==> flow/design.v <==
module softmax_4 (
    input wire clk,
    input wire reset,
    input wire start,
    input wire [15:0] in0, in1, in2, in3,     
    output reg [7:0] out0, out1, out2, out3, 
    output reg done
);
    parameter IDLE = 2'd0, EXP = 2'd1, DIVIDE = 2'd2, DONE = 2'd3;
    reg [1:0] state;
    reg [15:0] exp0, exp1, exp2, exp3;
    wire [17:0] sum_exp;
    reg [7:0] result0, result1, result2, result3;
    always @(posedge clk or posedge reset) begin
        if (reset)
            state <= IDLE;
        else begin
            case (state)
                IDLE:    state <= (start) ? EXP : IDLE;
                EXP:     state <= DIVIDE;
                DIVIDE:  state <= DONE;
                DONE:    state <= IDLE;
                default: state <= IDLE;
            endcase
        end
    end
    wire [31:0] x_sq0, x_sq1, x_sq2, x_sq3;
    assign x_sq0 = in0 * in0;
    assign x_sq1 = in1 * in1;
    assign x_sq2 = in2 * in2;
    assign x_sq3 = in3 * in3;
    assign sum_exp = exp0 + exp1 + exp2 + exp3;
    always @(posedge clk) begin
        if (reset) begin
            exp0 <= 0; exp1 <= 0; exp2 <= 0; exp3 <= 0;
            done <= 0;
        end else begin
            case (state)
                EXP: begin
                    exp0 <= 16'd256 + in0 + (x_sq0 >> 9);
                    exp1 <= 16'd256 + in1 + (x_sq1 >> 9);
                    exp2 <= 16'd256 + in2 + (x_sq2 >> 9);
                    exp3 <= 16'd256 + in3 + (x_sq3 >> 9);
                end
                DIVIDE: begin
                    if (sum_exp != 0) begin
                        result0 <= ({8'd0, exp0} * 24'd255) / sum_exp;
                        result1 <= ({8'd0, exp1} * 24'd255) / sum_exp;
                        result2 <= ({8'd0, exp2} * 24'd255) / sum_exp;
                        result3 <= ({8'd0, exp3} * 24'd255) / sum_exp;
                    end else begin
                        result0 <= 0;
                        result1 <= 0;
                        result2 <= 0;
                        result3 <= 0;
                    end
                end
                DONE: begin
                    out0 <= result0;
                    out1 <= result1;
                    out2 <= result2;
                    out3 <= result3;
                    done <= 1;
                end
                default: begin
                    done <= 0;
                end
            endcase
        end
    end
endmodule
* Reports on softmax_4
The steps from the RTL of softmax_4 to its reports follow in flow order.
Lines are those of the file above, counted from 1.
Library cell names are shortened.
Not given: n/a
- Design top :: softmax_4
- Clock :: clk
- Library :: sky130hd
- Corner :: tt_025C_1v80

* Word level
Counts by Yosys on the flattened word-level netlist (proc, flatten, opt, wreduce; memories kept). Register bits leave out memories and registers merged into their read ports (data or address). Print and check cells are left out. Cells with the same type and inputs are merged into one.
- Output and inout port bits :: 33
- Elaborated cells :: 49
- Input port bits :: 67
- Register bits :: 131
- Add/subtract/negate cells :: 11
- Equality and inequality tests :: 3
- Reductions and logical operators :: 5
- $mul :: 8
- Divide/modulo/power cells :: 4
- Bitwise gates (word level) :: 1
- Multiplexer cells :: 3
** Operators by type and width (count)
- divider 24 x 18 -> 24 bit :: 4
- multiplier 16 x 16 -> 25 bit :: 4
- multiplier 16 x 8 -> 24 bit with constant B :: 4
- adder 16 bit :: 4
- adder 9 x 16 -> 16 bit with constant A :: 4
- adder 17 x 16 -> 18 bit :: 1
- adder 18 x 16 -> 18 bit :: 1
- nonzero test 18 bit :: 1
- adder 16 x 16 -> 17 bit :: 1
- case mux 2 bit (select 4 bit) :: 1
- equality test 2 bit with constant B :: 2
- AND reduction 2 bit :: 2
- equality test 2 x 1 -> 1 bit with constant B :: 1
- zero test 2 bit :: 1
- OR reduction 2 bit :: 1
- case mux 1 bit (select 2 bit) :: 1
- inverter 1 bit :: 1
- two-way mux 1 bit :: 1

* Longest topological paths
Depth = most cells in a row (Yosys ltp): at word level without a register or memory, in the mapped netlist without a sequential cell, where the memories' decode and read muxes count.
- Depth after elaboration :: 4
- ABC_AREA :: 0
- Mapped depth :: 308
- Gate-level depth less buffers :: 283

* Mapped cells and area
Source: synth_stat.txt of the flow (Yosys; design flattened, memories mapped). It holds for the ABC_AREA given above (unset counts as 0); a run with the other value may have another netlist.
The area totals of this step are shown rounded.
** Cell types
- ha_1 :: count 1717, area in all 2.15E+04 µm²
- fa_1 :: count 916, area in all 1.83E+04 µm²
- inv_1 :: count 1480, area in all 5.56E+03 µm²
- nor2_1 :: count 1117, area in all 4.19E+03 µm²
- xnor2_1 :: count 451, area in all 3.95E+03 µm²
- mux2_2 :: count 346, area in all 3.9E+03 µm²
- o21a_1 :: count 517, area in all 3.88E+03 µm²
- a21oi_1 :: count 632, area in all 3.16E+03 µm²
- nand2_1 :: count 838, area in all 3.15E+03 µm²
- nor3_1 :: count 566, area in all 2.83E+03 µm²
- o21ai_0 :: count 480, area in all 2.4E+03 µm²
- a21o_1 :: count 311, area in all 2.33E+03 µm²
- edfxtp_1 :: count 64, area in all 1.92E+03 µm²
- xor2_1 :: count 218, area in all 1.91E+03 µm²
- and2_1 :: count 265, area in all 1657.84 µm²
- dfxtp_1 :: count 65, area in all 1.3E+03 µm²
- mux2i_1 :: count 106, area in all 1.06E+03 µm²
- o31ai_1 :: count 139, area in all 1.04E+03 µm²
Other cell types: 105; their cells: 2083.
- Mapped flip-flops :: 133
- Standard cells after synthesis :: 12311
- Cell area after synthesis :: 99000 µm²

* Timing after synthesis
Source: OpenSTA report_checks on the synthesized netlist (no wires, ideal clock, input and output delay 20% of the period each), path of least setup slack; recovery checks are left aside. Register names are those of the netlist, which keeps one name where synthesis merged equal registers.
- Kind :: register to register
- From :: register exp1[2]
- To :: register result3[0]
- Clock period :: 60000 ps
- Path slack :: -2334 ps
- Launch time at the first pin :: 0 ps
- Path delay :: 62335 ps
- Stages :: 284
- Data required time :: 59708 ps
- Setup time :: 292 ps
- Arrival :: 62043 ps
- Synthesis period reached :: 62334 ps
"path delay" is the arrival time less input delay plus setup time.
"stages": output pins that drive a net of the path, with the launching flip-flop's if there is one; two outputs of one cell count as two.
"synthesis period reached" = period - worst setup slack (recovery checks aside). The figure is calculated, with input and output delays left at 20% of the set period.
Between the ends stands the longest chain of elaborated cells between them, by number of cells; it is not shown to be the way that was timed. Of several equally long chains one is given.
A line is the first line of the expression or statement that the cell stems from. Yosys adds cells for indexed reads and writes and turns some case tables into memories.
- Path through :: dfxtp_1 -> fa_1 -> fa_1 -> ha_1 -> a21o_1 -> a21oi_1 -> xnor2_1 -> o211ai_4 -> or4_4 -> nor4_4 -> nand2_2 -> nor2_1 -> a21oi_1 -> ha_1 -> o21a_1 -> nor2_1 -> o31ai_1 -> o31ai_2 -> [... 248 more ...] -> nor2_8 -> buf_6 -> mux2_1 -> ha_1 -> nor2b_1 -> o21ai_0 -> nand2b_1 -> a21oi_1 -> nor2b_1 -> o21ai_0 -> nand2b_1 -> a21oi_1 -> o31ai_1 -> a21o_1 -> a21oi_1 -> o311ai_0 -> a21oi_1 -> a21oi_1
- Cells in the longest elaborated chain :: 4
** RTL lines, path after synthesis
- from (decl) :: line 11 : reg [15:0] exp0, exp1, exp2, exp3;
- from (assign) :: line 35 : exp0 <= 0; exp1 <= 0; exp2 <= 0; exp3 <= 0;
- from (assign) :: line 41 : exp1 <= 16'd256 + in1 + (x_sq1 >> 9);
- adder 16 x 16 -> 17 bit :: line 32 : assign sum_exp = exp0 + exp1 + exp2 + exp3;
- adder 17 x 16 -> 18 bit :: line 32
- adder 18 x 16 -> 18 bit :: line 32
- divider 24 x 18 -> 24 bit :: line 50 : result3 <= ({8'd0, exp3} * 24'd255) / sum_exp;
- to (assign) :: line 50
- to (assign) :: line 55 : result3 <= 0;
- to (decl) :: line 13 : reg [7:0] result0, result1, result2, result3;

* Path in the finished layout
From the final timing report of run 1: the path of least setup slack in the routed layout; clock arrival at registers is part of the times.
The report prints the path's times to 10 ps; the period is as set.
- Kind :: register to register
- From :: register exp2[0]
- To :: register result1[0]
- Data required time :: 75560 ps
- Stages :: 258
- Setup time :: 280 ps
- Launch time at the first pin :: 540 ps
- Arrival :: 66600 ps
- Clock period :: 75300 ps
- Path slack :: 8960 ps
Between the ends stands the longest chain of elaborated cells between them, by number of cells; it is not shown to be the way that was timed. Of several equally long chains one is given.
- Path through :: dfxtp_1 -> fa_1 -> ha_1 -> ha_1 -> fa_1 -> a211o_1 -> and3_1 -> or3_1 -> clkinv_8 -> o211ai_4 -> or4_4 -> nor4_4 -> nand2_2 -> nor2_1 -> a21oi_1 -> ha_1 -> o21a_1 -> or2_2 -> [... 222 more ...] -> a211o_1 -> nand3_2 -> nor3_4 -> mux2i_1 -> ha_1 -> a21oi_1 -> nor2b_1 -> o21ai_0 -> nand2b_1 -> a21oi_1 -> nor2b_1 -> o21ai_0 -> nand2b_1 -> a21oi_1 -> o31ai_1 -> a21o_1 -> a221oi_1 -> a41oi_1
- Cells in the longest elaborated chain :: 3
** RTL lines, path post-layout
- from (decl) :: line 11 : reg [15:0] exp0, exp1, exp2, exp3;
- from (assign) :: line 35 : exp0 <= 0; exp1 <= 0; exp2 <= 0; exp3 <= 0;
- from (assign) :: line 42 : exp2 <= 16'd256 + in2 + (x_sq2 >> 9);
- adder 17 x 16 -> 18 bit :: line 32 : assign sum_exp = exp0 + exp1 + exp2 + exp3;
- adder 18 x 16 -> 18 bit :: line 32
- divider 24 x 18 -> 24 bit :: line 48 : result1 <= ({8'd0, exp1} * 24'd255) / sum_exp;
- to (assign) :: line 48
- to (assign) :: line 53 : result1 <= 0;
- to (decl) :: line 13 : reg [7:0] result0, result1, result2, result3;

Design softmax_4 on sky130hd. What follows are 6 stored runs of the flow, each under its own settings; their order means nothing. The constraints put input and output delay at 20% of the set period each and load the outputs with 0.01 pF.
"time on the worst setup path" = time allowed to the worst setup path (clock period - input delay - output delay, where it has them) - its slack; a late launch clock adds to it, a late capture clock takes from it.
"time on the worst setup path" is given in steps of 10 ps.
The results are shown rounded.

** Run 1
- Settings :: ABC_AREA=0; CORE_MARGIN=4; CORE_UTILIZATION=67; CTS_CLUSTER_DIAMETER=105; CTS_CLUSTER_SIZE=81; SETUP_SLACK_MARGIN=5.0; SLEW_MARGIN=10; period_ns=75.3; CAP_MARGIN=20
- Overall die area :: 150000 µm²
- Yosys chip area after synthesis :: 99000 µm²
- Utilization after layout :: 70%
- Worst hold slack in the final report :: 410 ps
- Worst slack on setup checks :: 9000 ps
- Time on the worst setup path :: 66340 ps
- Class of the worst setup path :: register to register
- Standard-cell area after layout :: 100000 µm²

** Run 2
- Settings :: CORE_UTILIZATION=40; SETUP_SLACK_MARGIN=5.0; period_ns=57.9; CAP_MARGIN=20; CORE_MARGIN=2; SLEW_MARGIN=20
- Overall die area :: 250000 µm²
- Yosys chip area after synthesis :: 99000 µm²
- Utilization after layout :: 48%
- Worst hold slack in the final report :: 420 ps
- Worst slack on setup checks :: 3100 ps
- Time on the worst setup path :: 54780 ps
- Class of the worst setup path :: register to register
- Standard-cell area after layout :: 120000 µm²

** Run 3
- Settings :: ABC_AREA=0; CELL_PAD_IN_SITES_GLOBAL_PLACEMENT=2; CORE_ASPECT_RATIO=0.79; CORE_UTILIZATION=52; CTS_CLUSTER_DIAMETER=87; PLACE_DENSITY_LB_ADDON=0.26; SETUP_SLACK_MARGIN=-2.0; SLEW_MARGIN=30; period_ns=82.0; CAP_MARGIN=20; CORE_MARGIN=2
- Overall die area :: 190000 µm²
- Yosys chip area after synthesis :: 99000 µm²
- Utilization after layout :: 55%
- Worst hold slack in the final report :: 420 ps
- Worst slack on setup checks :: 9700 ps
- Time on the worst setup path :: 72250 ps
- Class of the worst setup path :: register to register
- Standard-cell area after layout :: 100000 µm²

** Run 4
- Settings :: CORE_UTILIZATION=17; CTS_CLUSTER_DIAMETER=301; GPL_ROUTABILITY_DRIVEN=1; PLACE_DENSITY=0.5; SETUP_SLACK_MARGIN=5.0; TNS_END_PERCENT=70; period_ns=45.8; CAP_MARGIN=20; CORE_MARGIN=2; SLEW_MARGIN=20
- Overall die area :: 590000 µm²
- Yosys chip area after synthesis :: 99000 µm²
- Utilization after layout :: 26%
- Worst hold slack in the final report :: 420 ps
- Worst slack on setup checks :: -7300 ps
- Time on the worst setup path :: 53140 ps
- Class of the worst setup path :: register to register
- Standard-cell area after layout :: 150000 µm²

** Run 5
- Settings :: CORE_UTILIZATION=40; period_ns=60.0; CAP_MARGIN=20; CORE_MARGIN=2; SLEW_MARGIN=20
- Overall die area :: 250000 µm²
- Yosys chip area after synthesis :: 99000 µm²
- Utilization after layout :: 44%
- Worst hold slack in the final report :: 410 ps
- Worst slack on setup checks :: 3200 ps
- Time on the worst setup path :: 56820 ps
- Class of the worst setup path :: register to register
- Standard-cell area after layout :: 110000 µm²

** Run 6
- Settings :: ABC_AREA=1; CAP_MARGIN=25; CELL_PAD_IN_SITES_GLOBAL_PLACEMENT=1; CORE_ASPECT_RATIO=1.99; CORE_MARGIN=8; CORE_UTILIZATION=28; GPL_TIMING_DRIVEN=0; MAX_ROUTING_LAYER=met4; MIN_ROUTING_LAYER=met2; PLACE_DENSITY_LB_ADDON=0.24; SLEW_MARGIN=5; TNS_END_PERCENT=60; period_ns=97.2
- Overall die area :: 380000 µm²
- Yosys chip area after synthesis :: 100000 µm²
- Utilization after layout :: 31%
- Worst hold slack in the final report :: 370 ps
- Worst slack on setup checks :: 19000 ps
- Time on the worst setup path :: 78330 ps
- Class of the worst setup path :: register to register
- Standard-cell area after layout :: 110000 µm²
